==> flow/design.v <==
module rot_encoder
  #(parameter
    BAND_WIDTH = 32)
   (input logic                   sa,
    input logic                   sb,
    output logic [BAND_WIDTH-1:0] count,
    input logic                   clk,
    input logic                   rstn);
   logic [BAND_WIDTH-1:0]         count_r;
   logic [3:0]                    patern;
   logic [1:0]                    sa_q, sb_q;
   always_comb begin
      count  = count_r;
      patern = {sa_q[1], sb_q[1], sa_q[0], sb_q[0]};
   end
   always_ff @(posedge clk) begin
      if(!rstn) begin
         count_r <= 0;
         sa_q    <= 0;
         sb_q    <= 0;
      end
      else begin
         sa_q[1] <= sa_q[0];
         sb_q[1] <= sb_q[0];
         sa_q[0] <= sa;
         sb_q[0] <= sb;
         case(patern)
           4'b0010: count_r <= count_r + 1;
           4'b1011: count_r <= count_r + 1;
           4'b1101: count_r <= count_r + 1;
           4'b0100: count_r <= count_r + 1;
           4'b0001: count_r <= count_r - 1;
           4'b0111: count_r <= count_r - 1;
           4'b1110: count_r <= count_r - 1;
           4'b1000: count_r <= count_r - 1;
           default: count_r <= count_r;
         endcase
      end
   end
endmodule
module pwm_generator
  #(parameter
    BAND_WIDTH       = 32,
    PWM_PERIOD_CYCLE = 1000)
   (input logic [BAND_WIDTH-1:0] width,
    output logic                 pwm,
    input logic                  clk,
    input logic                  rstn);
   logic [BAND_WIDTH-1:0]        count_r;
   always_comb begin
      pwm = (count_r < width) ? 1 : 0;
   end
   always_ff @(posedge clk) begin
      if(!rstn) begin
         count_r <= 0;
      end
      else if(count_r < PWM_PERIOD_CYCLE) begin
         count_r <= count_r + 1;
      end
      else begin
         count_r <= 0;
      end
   end
endmodule
module p_controller
  #(parameter
    BAND_WIDTH         = 32,
    CLK_FREQ           = 100_000_000,
    ONE_ROTATION_PULSE = 630,  
    SAMPLING_RATE      = 100,  
    localparam
    PI_FIXED           = 804,  
    RESOLUTION         = 2 * PI_FIXED * SAMPLING_RATE / ONE_ROTATION_PULSE,
    UPDATE_INTERVAL    = CLK_FREQ / SAMPLING_RATE)
   (input  logic [31:0]           target_rot_v,
    input  logic [31:0]           p_gain,
    input  logic [31:0]           rot_cnt,
    output logic [BAND_WIDTH-1:0] pulse_width,
    input  logic                  clk,
    input  logic                  rstn);
   typedef enum logic [1:0] {STT_GET_ERROR,
                             STT_CALC_TERM,
                             STT_CALC_PULSE,
                             STT_WAIT} p_statetype;
   p_statetype  p_state;
   logic [31:0] cnt_r;
   logic        update_flag;
   logic [31:0] rot_cnt_r;
   logic signed [BAND_WIDTH*2-1:0] pulse_width_r, pulse_width_w;
   logic signed [BAND_WIDTH*2-1:0] rotate_samp_cnt_r;
   logic signed [BAND_WIDTH*2-1:0] error_w;
   logic signed [BAND_WIDTH*2-1:0] error_r, p_error_r;
   logic signed [BAND_WIDTH*2-1:0] p_term_r;
   logic signed [BAND_WIDTH*2-1:0] p_term_w;
   logic [31:0] p_gain_r;
   always_comb begin
      update_flag   = (cnt_r == UPDATE_INTERVAL) ? 1 : 0;
      error_w       = $signed(target_rot_v) - (rotate_samp_cnt_r * $signed(RESOLUTION));
      p_term_w      = ($signed(p_gain_r) * error_r);
      pulse_width_w = pulse_width_r + p_term_r;
      pulse_width   = pulse_width_r;
   end
   always_ff @(posedge clk) begin
      if(!rstn) begin
         p_state           <= STT_WAIT;
         cnt_r             <= 0;
         pulse_width_r     <= 0;
         rotate_samp_cnt_r <= 0;
         rot_cnt_r         <= 0;
         error_r           <= 0;
         p_error_r         <= 0;
         p_term_r          <= 0;
      end
      else begin
         p_gain_r <= p_gain;
         if(update_flag) begin
            cnt_r <= 0;
         end
         else begin
            cnt_r <= cnt_r + 1;
         end
         case(p_state)
           STT_GET_ERROR: begin
              p_error_r <= error_r;
              error_r   <= error_w;
              p_state <= STT_CALC_TERM;
           end
           STT_CALC_TERM: begin
              p_term_r <= p_term_w >>> 16;
              p_state  <= STT_CALC_PULSE;
           end
           STT_CALC_PULSE: begin
              pulse_width_r <= (target_rot_v != 0) ? pulse_width_w : 0;
              p_state       <= STT_WAIT;
           end
           STT_WAIT: begin
              if(update_flag) begin
                 rotate_samp_cnt_r <= $signed(rot_cnt) - $signed(rot_cnt_r);
                 rot_cnt_r         <= rot_cnt;
                 p_state           <= STT_GET_ERROR;
              end
           end
         endcase
      end
   end
endmodule
module motor_ctrl
  #(parameter
    CLK_FREQ = 100_000,
    localparam
    BAND_WIDTH         = 32,
    ONE_ROTATION_PULSE = 630,  
    SAMPLING_RATE      = 100,  
    PWM_PERIOD         = 40,   
    PWM_PERIOD_CYCLE   = (CLK_FREQ / 100_000) * PWM_PERIOD)
   (output logic                  pwm,
    output logic                  dir,
    output logic [BAND_WIDTH-1:0] pulse_width,
    output logic [BAND_WIDTH-1:0] rot_cnt,
    input  logic [31:0]           target_rot_v,
    input  logic [31:0]           p_gain,
    input  logic                  sa,
    input  logic                  sb,
    input  logic                  clk,
    input  logic                  rstn);
   logic [BAND_WIDTH-1:0] pwm_pulse_width;
   pwm_generator #(.BAND_WIDTH(BAND_WIDTH),
                   .PWM_PERIOD_CYCLE(PWM_PERIOD_CYCLE))
   pwm_gen_inst(.width(pwm_pulse_width),
                .pwm(pwm),
                .clk(clk),
                .rstn(rstn));
   rot_encoder #(.BAND_WIDTH(BAND_WIDTH))
   rot_encoder_inst(.sa(sa),
                    .sb(sb),
                    .count(rot_cnt),
                    .clk(clk),
                    .rstn(rstn));
   p_controller #(.BAND_WIDTH(BAND_WIDTH),
                  .CLK_FREQ(CLK_FREQ),
                  .ONE_ROTATION_PULSE(ONE_ROTATION_PULSE),
                  .SAMPLING_RATE(SAMPLING_RATE))
   p_ctrl_inst(.target_rot_v(target_rot_v),
               .p_gain(p_gain),
               .rot_cnt(rot_cnt),
               .pulse_width(pulse_width),
               .clk(clk),
               .rstn(rstn));
   always_comb begin
      dir             = pulse_width[31:31] ? 1'b1 : 1'b0;
      pwm_pulse_width = pulse_width[31:31] ? ~pulse_width : pulse_width;
   end
endmodule
# From RTL to reports: motor_ctrl
# Each step is given for the RTL above and for the edited RTL.
# Lines under "before" count in the file above, lines under "after" in the edited file.
# "change": "after" minus "before" as printed here. "change_rel_pct": 100 x difference / "before".
# Library cell names are shortened.
# The mark - stands for no value.
[inputs]
top_module = "motor_ctrl"
clk_port = "clk"
lib = "sky130hd"
lib_corner = "tt_025C_1v80"

# The edit
# Unified diff, file above to edited file.
# The edited RTL no longer does the same as the RTL above: the edit was made by script, with no optimisation intended.
# begin of diff
@@ -152,5 +152,5 @@
     ONE_ROTATION_PULSE = 630,  
     SAMPLING_RATE      = 100,  
-    PWM_PERIOD         = 40,   
+    PWM_PERIOD         = 80,   
     PWM_PERIOD_CYCLE   = (CLK_FREQ / 100_000) * PWM_PERIOD)
    (output logic                  pwm,
# end of diff

# Word level
# Counts by Yosys on the flattened word-level netlist (proc, flatten, opt, wreduce; memories kept). Register bits leave out memories and registers merged into their read ports (data or address). Print and check cells are left out. Cells with the same type and inputs are merged into one.
[classes]
columns = ["element", "before", "after", "change", "change_rel_pct"]
rows = [
  ["n_reduce_logical", 10, 10, 0, 0.00],
  ["addsub", 7, 7, 0, 0.00],
  ["cmp", 2, 2, 0, 0.00],
  ["logic", 2, 2, 0, 0.00],
  ["equal", 13, 13, 0, 0.00],
  ["n_mul", 2, 2, 0, 0.00],
  ["muxes", 8, 8, 0, 0.00],
]
[op_table]
columns = ["cell", "before", "after", "change", "change_rel_pct"]
rows = [
  ["32-bit by 6-bit < comparator with 1-bit output (second input constant)", 1, 0, -1, -100.00],
  ["32-bit by 7-bit < comparator with 1-bit output (second input constant)", 0, 1, 1, "-"],
  ["4-bit == test (second input constant)", 4, 4, 0, 0.00],
  ["32-bit by 1-bit adder with 32-bit output (second input constant)", 3, 3, 0, 0.00],
  ["1-bit two-way mux", 3, 3, 0, 0.00],
  ["2-bit AND reduction", 3, 3, 0, 0.00],
  ["2-bit == test (second input constant)", 2, 2, 0, 0.00],
  ["4-bit by 3-bit == test with 1-bit output (second input constant)", 2, 2, 0, 0.00],
  ["4-bit OR reduction", 2, 2, 0, 0.00],
  ["64-bit by 48-bit adder with 64-bit output", 1, 1, 0, 0.00],
  ["2-bit by 1-bit == test with 1-bit output (second input constant)", 1, 1, 0, 0.00],
  ["32-bit by 10-bit == test with 1-bit output (second input constant)", 1, 1, 0, 0.00],
  ["4-bit by 1-bit == test with 1-bit output (second input constant)", 1, 1, 0, 0.00],
  ["4-bit by 2-bit == test with 1-bit output (second input constant)", 1, 1, 0, 0.00],
  ["2-bit logical NOT", 1, 1, 0, 0.00],
  ["32-bit < comparator", 1, 1, 0, 0.00],
  ["32-bit by 64-bit multiplier with 64-bit output", 1, 1, 0, 0.00],
  ["64-bit by 9-bit multiplier with 64-bit output (second input constant)", 1, 1, 0, 0.00],
  ["2-bit two-way mux", 1, 1, 0, 0.00],
  ["32-bit two-way mux", 1, 1, 0, 0.00],
  ["64-bit two-way mux", 1, 1, 0, 0.00],
  ["2-bit by 1-bit != test with 1-bit output (second input constant)", 1, 1, 0, 0.00],
  ["1-bit inverter", 1, 1, 0, 0.00],
  ["32-bit inverter", 1, 1, 0, 0.00],
  ["2-bit parallel mux with 4-bit select", 1, 1, 0, 0.00],
  ["32-bit parallel mux with 2-bit select", 1, 1, 0, 0.00],
  ["2-bit nonzero test", 1, 1, 0, 0.00],
  ["32-bit nonzero test", 1, 1, 0, 0.00],
]
# The list need not be complete.
[bits]
columns = ["element", "before", "after", "change", "change_rel_pct"]
rows = [
  ["word_cells", 56, 56, 0, 0.00],
  ["register_bits", 406, 406, 0, 0.00],
]

# Longest topological paths
# Depth = most cells in a row (Yosys ltp): at word level without a register or memory, in the mapped netlist without a sequential cell, where the memories' decode and read muxes count.
[logic_depth]
columns = ["element", "before", "after", "change", "change_rel_pct"]
rows = [
  ["word_depth", 4, 4, 0, 0.00],
  ["abc_area", "0", "0", "-", "-"],
  ["mapped_depth", 29, 29, 0, 0.00],
]

# Mapped cells and area
# Yosys stat after the flow's synthesis: flattened, memories mapped to cells. It holds for the ABC_AREA given above (unset counts as 0); a run with the other value may have another netlist.
[mapped]
columns = ["element", "before", "after", "change", "change_rel_pct"]
rows = [
  ["n_buf", 280, 278, -2, -0.71],
  ["ff_cells", 313, 313, 0, 0.00],
  ["yosys_area_um2", 54458.5, 54357.1, -101.4, -0.19],
  ["sequential_area_um2", 6586.3, 6586.3, 0.0, 0.00],
  ["cell_count", 5969, 5951, -18, -0.30],
]
[types]
columns = ["type", "before", "after", "change", "change_rel_pct"]
rows = [
  ["xnor2_1", 175, 202, 27, 15.43],
  ["a21o_1", 73, 97, 24, 32.88],
  ["inv_1", 1144, 1124, -20, -1.75],
  ["nand2_1", 815, 835, 20, 2.45],
  ["nand3_1", 68, 48, -20, -29.41],
  ["o21ai_0", 102, 84, -18, -17.65],
  ["xor2_1", 88, 72, -16, -18.18],
  ["nand3b_1", 11, 22, 11, 100.00],
  ["clkbuf_1", 259, 267, 8, 3.09],
  ["a211oi_1", 33, 25, -8, -24.24],
  ["o211ai_1", 20, 14, -6, -30.00],
  ["buf_1", 16, 10, -6, -37.50],
  ["a211o_1", 8, 14, 6, 75.00],
  ["nor2_1", 201, 206, 5, 2.49],
  ["o21ai_1", 10, 5, -5, -50.00],
  ["o41ai_1", 6, 1, -5, -83.33],
  ["and2_1", 449, 445, -4, -0.89],
  ["nand4b_1", 7, 3, -4, -57.14],
]
# The list need not be complete.
# The figures by module come from a second, unflattened synthesis with its own total; it is not the netlist above.
[hier_totals]
columns = ["element", "before", "after", "change", "change_rel_pct"]
rows = [
  ["hier_cells", 6092, 6118, 26, 0.43],
  ["hier_area_um2", 55205.4, 55507.0, 301.6, 0.55],
]
# Each row is one instance without its submodules.
[by_module_before]
columns = ["mod", "instances", "mod_seq_area_um2", "mod_area_um2", "cells"]
rows = [
  ["p_controller", 1, 5225.0, 50355.8, 5522],
  ["rot_encoder (BAND_WIDTH=32)", 1, 720.7, 2910.3, 365],
  ["pwm_generator", 1, 640.6, 1585.3, 168],
  ["motor_ctrl", 1, 0.0, 354.1, 37],
]
[by_module_after]
columns = ["mod", "instances", "mod_seq_area_um2", "mod_area_um2", "cells"]
rows = [
  ["p_controller", 1, 5225.0, 50638.6, 5547],
  ["rot_encoder (BAND_WIDTH=32)", 1, 720.7, 2910.3, 365],
  ["pwm_generator", 1, 640.6, 1604.0, 169],
  ["motor_ctrl", 1, 0.0, 354.1, 37],
]

# Path before layout
# Path of least setup slack by OpenSTA after synthesis, without wires, with an ideal clock, recovery checks aside; 20% of the period is set as input and as output delay. Where synthesis merged equal registers, the netlist keeps one of their names.
[synth_path]
columns = ["element", "before", "after", "change", "change_rel_pct"]
rows = [
  ["path_kind", "register to register", "register to register", "-", "-"],
  ["from", "register p_ctrl_inst.p_gain_r[8]", "register p_ctrl_inst.p_gain_r[2]", "-", "-"],
  ["to", "register p_ctrl_inst.p_term_r[30]", "register p_ctrl_inst.p_term_r[25]", "-", "-"],
  ["path_stages", 25, 27, 2, 8.00],
  ["path_delay_ps", 7242, 7359, 117, 1.62],
  ["arrival_time_ps", 7115, 7238, 123, 1.73],
  ["path_slack_ps", 2758, 2641, -117, "-"],
  ["clock_period_ps", 10000, 10000, 0, 0.00],
  ["path_buffers", 2, 2, 0, 0.00],
  ["setup_ps", 127, 121, -6, "-"],
  ["required_ps", 9873, 9879, 6, 0.06],
  ["period_less_setup_slack_ps", 7242, 7359, 117, 1.62],
]
# "path_delay_ps" = arrival - input delay + setup time.
# "path_stages" counts driving pins, that of a launching flip-flop among them; a cell with two outputs on the path counts twice.
# "period_less_setup_slack_ps" is the clock period less the worst setup slack; recovery checks do not enter. This is arithmetic on one report: input and output delays are still those of the set period (20% each).
# The rows between start and end are the longest chain of elaborated cells between them; the timing report does not say that the signal goes this way. Where chains are equally long, one stands for them.
# Each line given opens the expression or statement behind the cell; cells for indexed reads and writes are added by Yosys, which also makes memories of some case tables.
[synth_via_before]
path_cell_list = "edfxtp_1 -> clkbuf_1 -> clkbuf_1 -> nand2_1 -> fa_1 -> fa_1 -> fa_1 -> fa_1 -> inv_1 -> fa_1 -> fa_1 -> fa_1 -> fa_1 -> ha_1 -> a21o_1 -> a21o_1 -> a21oi_1 -> o21ai_0 -> a2111oi_0 -> and3b_1 -> o31a_2 -> o21ai_2 -> a221o_1 -> nand4b_1 -> o211ai_1"
elab_chain_cells = 1
cells_between = 1
cone_lines = 1
cone_classes = "1 x mul"
[synth_lines_before]
columns = ["element", "line_no", "source"]
rows = [
  ["from (decl)", 95, "logic [31:0] p_gain_r;"],
  ["from (assign)", 115, "p_gain_r <= p_gain;"],
  ["32-bit by 64-bit multiplier with 64-bit output", 99, "p_term_w      = ($signed(p_gain_r) * error_r);"],
  ["to (assign)", 112, "p_term_r          <= 0;"],
  ["to (assign)", 129, "p_term_r <= p_term_w >>> 16;"],
  ["to (decl)", 93, "logic signed [BAND_WIDTH*2-1:0] p_term_r;"],
]
[synth_via_after]
path_cell_list = "edfxtp_1 -> clkbuf_1 -> clkbuf_1 -> nand2_1 -> fa_1 -> fa_1 -> fa_1 -> fa_1 -> inv_1 -> fa_1 -> inv_1 -> fa_1 -> inv_1 -> fa_1 -> fa_1 -> ha_1 -> a211oi_1 -> nand3_1 -> a211o_1 -> o21ai_2 -> o21ai_2 -> a31o_1 -> a41o_1 -> o41a_1 -> a21oi_2 -> xor2_1 -> o21ai_1"
elab_chain_cells = 1
cells_between = 1
cone_lines = 1
cone_classes = "1 x mul"
[synth_lines_after]
columns = ["element", "line_no", "source"]
rows = [
  ["from (decl)", 95, "logic [31:0] p_gain_r;"],
  ["from (assign)", 115, "p_gain_r <= p_gain;"],
  ["32-bit by 64-bit multiplier with 64-bit output", 99, "p_term_w      = ($signed(p_gain_r) * error_r);"],
  ["to (assign)", 112, "p_term_r          <= 0;"],
  ["to (assign)", 129, "p_term_r <= p_term_w >>> 16;"],
  ["to (decl)", 93, "logic signed [BAND_WIDTH*2-1:0] p_term_r;"],
]

# Path in the finished layout
# Path of least setup slack in the final report of each run of pair A (OpenROAD, finished layout, wires in). Where an end is a register, its clock arrival counts in the times.
# The report prints the path's times to 10 ps; the period is as set.
[layout_path]
columns = ["element", "before", "after", "change", "change_rel_pct"]
rows = [
  ["path_kind", "register to register", "register to register", "-", "-"],
  ["from", "register p_ctrl_inst.p_gain_r[6]", "register p_ctrl_inst.p_gain_r[2]", "-", "-"],
  ["to", "register p_ctrl_inst.p_term_r[24]", "register p_ctrl_inst.p_term_r[25]", "-", "-"],
  ["arrival_time_ps", 9190, 8900, -290, -3.16],
  ["path_stages", 27, 26, -1, -3.70],
  ["path_slack_ps", 1320, 1590, 270, "-"],
  ["required_ps", 10510, 10480, -30, -0.29],
  ["path_buffers", 1, 1, 0, 0.00],
  ["clock_period_ps", 10000, 10000, 0, 0.00],
  ["setup_ps", 110, 120, 10, "-"],
]
# The rows between start and end are the longest chain of elaborated cells between them; the timing report does not say that the signal goes this way. Where chains are equally long, one stands for them.
[layout_via_before]
path_cell_list = "edfxtp_1 -> buf_4 -> nand2_1 -> fa_1 -> inv_1 -> fa_1 -> fa_1 -> inv_1 -> fa_1 -> inv_1 -> fa_1 -> fa_1 -> fa_1 -> inv_1 -> fa_1 -> inv_1 -> ha_1 -> and2_1 -> and3_1 -> nand3_1 -> a2111oi_1 -> and3b_1 -> o31ai_1 -> a21oi_1 -> nor2_1 -> nor2_1 -> a22o_1"
elab_chain_cells = 1
cells_between = 1
cone_lines = 1
cone_classes = "1 x mul"
[layout_lines_before]
columns = ["element", "line_no", "source"]
rows = [
  ["from (decl)", 95, "logic [31:0] p_gain_r;"],
  ["from (assign)", 115, "p_gain_r <= p_gain;"],
  ["32-bit by 64-bit multiplier with 64-bit output", 99, "p_term_w      = ($signed(p_gain_r) * error_r);"],
  ["to (assign)", 112, "p_term_r          <= 0;"],
  ["to (assign)", 129, "p_term_r <= p_term_w >>> 16;"],
  ["to (decl)", 93, "logic signed [BAND_WIDTH*2-1:0] p_term_r;"],
]
[layout_via_after]
path_cell_list = "edfxtp_1 -> buf_4 -> nand2_1 -> fa_1 -> fa_1 -> fa_1 -> fa_1 -> inv_1 -> fa_1 -> inv_1 -> fa_1 -> inv_1 -> fa_1 -> fa_1 -> ha_1 -> a211oi_1 -> nand3_1 -> a211o_1 -> o21ai_2 -> o21ai_2 -> a31o_1 -> a41o_1 -> o41a_1 -> a21oi_2 -> xor2_1 -> o21ai_1"
elab_chain_cells = 1
cells_between = 1
cone_lines = 1
cone_classes = "1 x mul"
[layout_lines_after]
columns = ["element", "line_no", "source"]
rows = [
  ["from (decl)", 95, "logic [31:0] p_gain_r;"],
  ["from (assign)", 115, "p_gain_r <= p_gain;"],
  ["32-bit by 64-bit multiplier with 64-bit output", 99, "p_term_w      = ($signed(p_gain_r) * error_r);"],
  ["to (assign)", 112, "p_term_r          <= 0;"],
  ["to (assign)", 129, "p_term_r <= p_term_w >>> 16;"],
  ["to (decl)", 93, "logic signed [BAND_WIDTH*2-1:0] p_term_r;"],
]

# Flow runs
# Both versions went through the flow (Yosys, OpenROAD) with the same settings in each pair. Constraints: input delay and output delay 20% of the set period each, output load 0.01 pF.
[settings_pair_A]
CORE_UTILIZATION = 45
PLACE_DENSITY = 0.6
period_ns = 10.0
CAP_MARGIN = 20
CORE_MARGIN = 2
SLEW_MARGIN = 20
[results_pair_A]
columns = ["element", "before", "after", "change", "change_rel_pct"]
rows = [
  ["synth_chip_area_um2", 54458.5, 54357.1, -101.4, -0.19],
  ["fin_tns_ps", 0, 0, 0, "-"],
  ["clock_period_reached_ps", 8678, 8414, -264, -3.04],
  ["final_setup_ws_ps", 1322, 1586, 264, "-"],
  ["final_die_area_um2", 123816.0, 123591.0, -225.0, -0.18],
  ["finish.stdcell_area_um2", 58966.6, 58796.4, -170.2, -0.29],
  ["final_power_uw", 3913, 3880, -33, -0.84],
]
[settings_pair_B]
ABC_AREA = 1
CAP_MARGIN = 15
CELL_PAD_IN_SITES_DETAIL_PLACEMENT = 0
CELL_PAD_IN_SITES_GLOBAL_PLACEMENT = 1
CORE_MARGIN = 6
CORE_UTILIZATION = 15
GPL_TIMING_DRIVEN = 0
HOLD_SLACK_MARGIN = -0.07
PLACE_DENSITY_LB_ADDON = 0.25
SETUP_SLACK_MARGIN = -1.02
SLEW_MARGIN = 30
period_ns = 12.6
[results_pair_B]
columns = ["element", "before", "after", "change", "change_rel_pct"]
rows = [
  ["synth_chip_area_um2", 58401.0, 58427.3, 26.3, 0.05],
  ["fin_tns_ps", 0, 0, 0, "-"],
  ["clock_period_reached_ps", 9290, 9461, 171, 1.84],
  ["final_setup_ws_ps", 3310, 3139, -171, "-"],
  ["final_die_area_um2", 404458.0, 404636.0, 178.0, 0.04],
  ["finish.stdcell_area_um2", 68096.6, 68266.7, 170.1, 0.25],
  ["final_power_uw", 3445, 3483, 38, 1.10],
]
# "clock_period_reached_ps" means the clock period less the worst setup slack. The figure is calculated, with input and output delays left at 20% of the set period.
# By "final_power_uw" is meant OpenSTA's value without simulated activity: inputs other than the clock are taken to toggle once in ten clock periods, and the tool carries that through the logic.
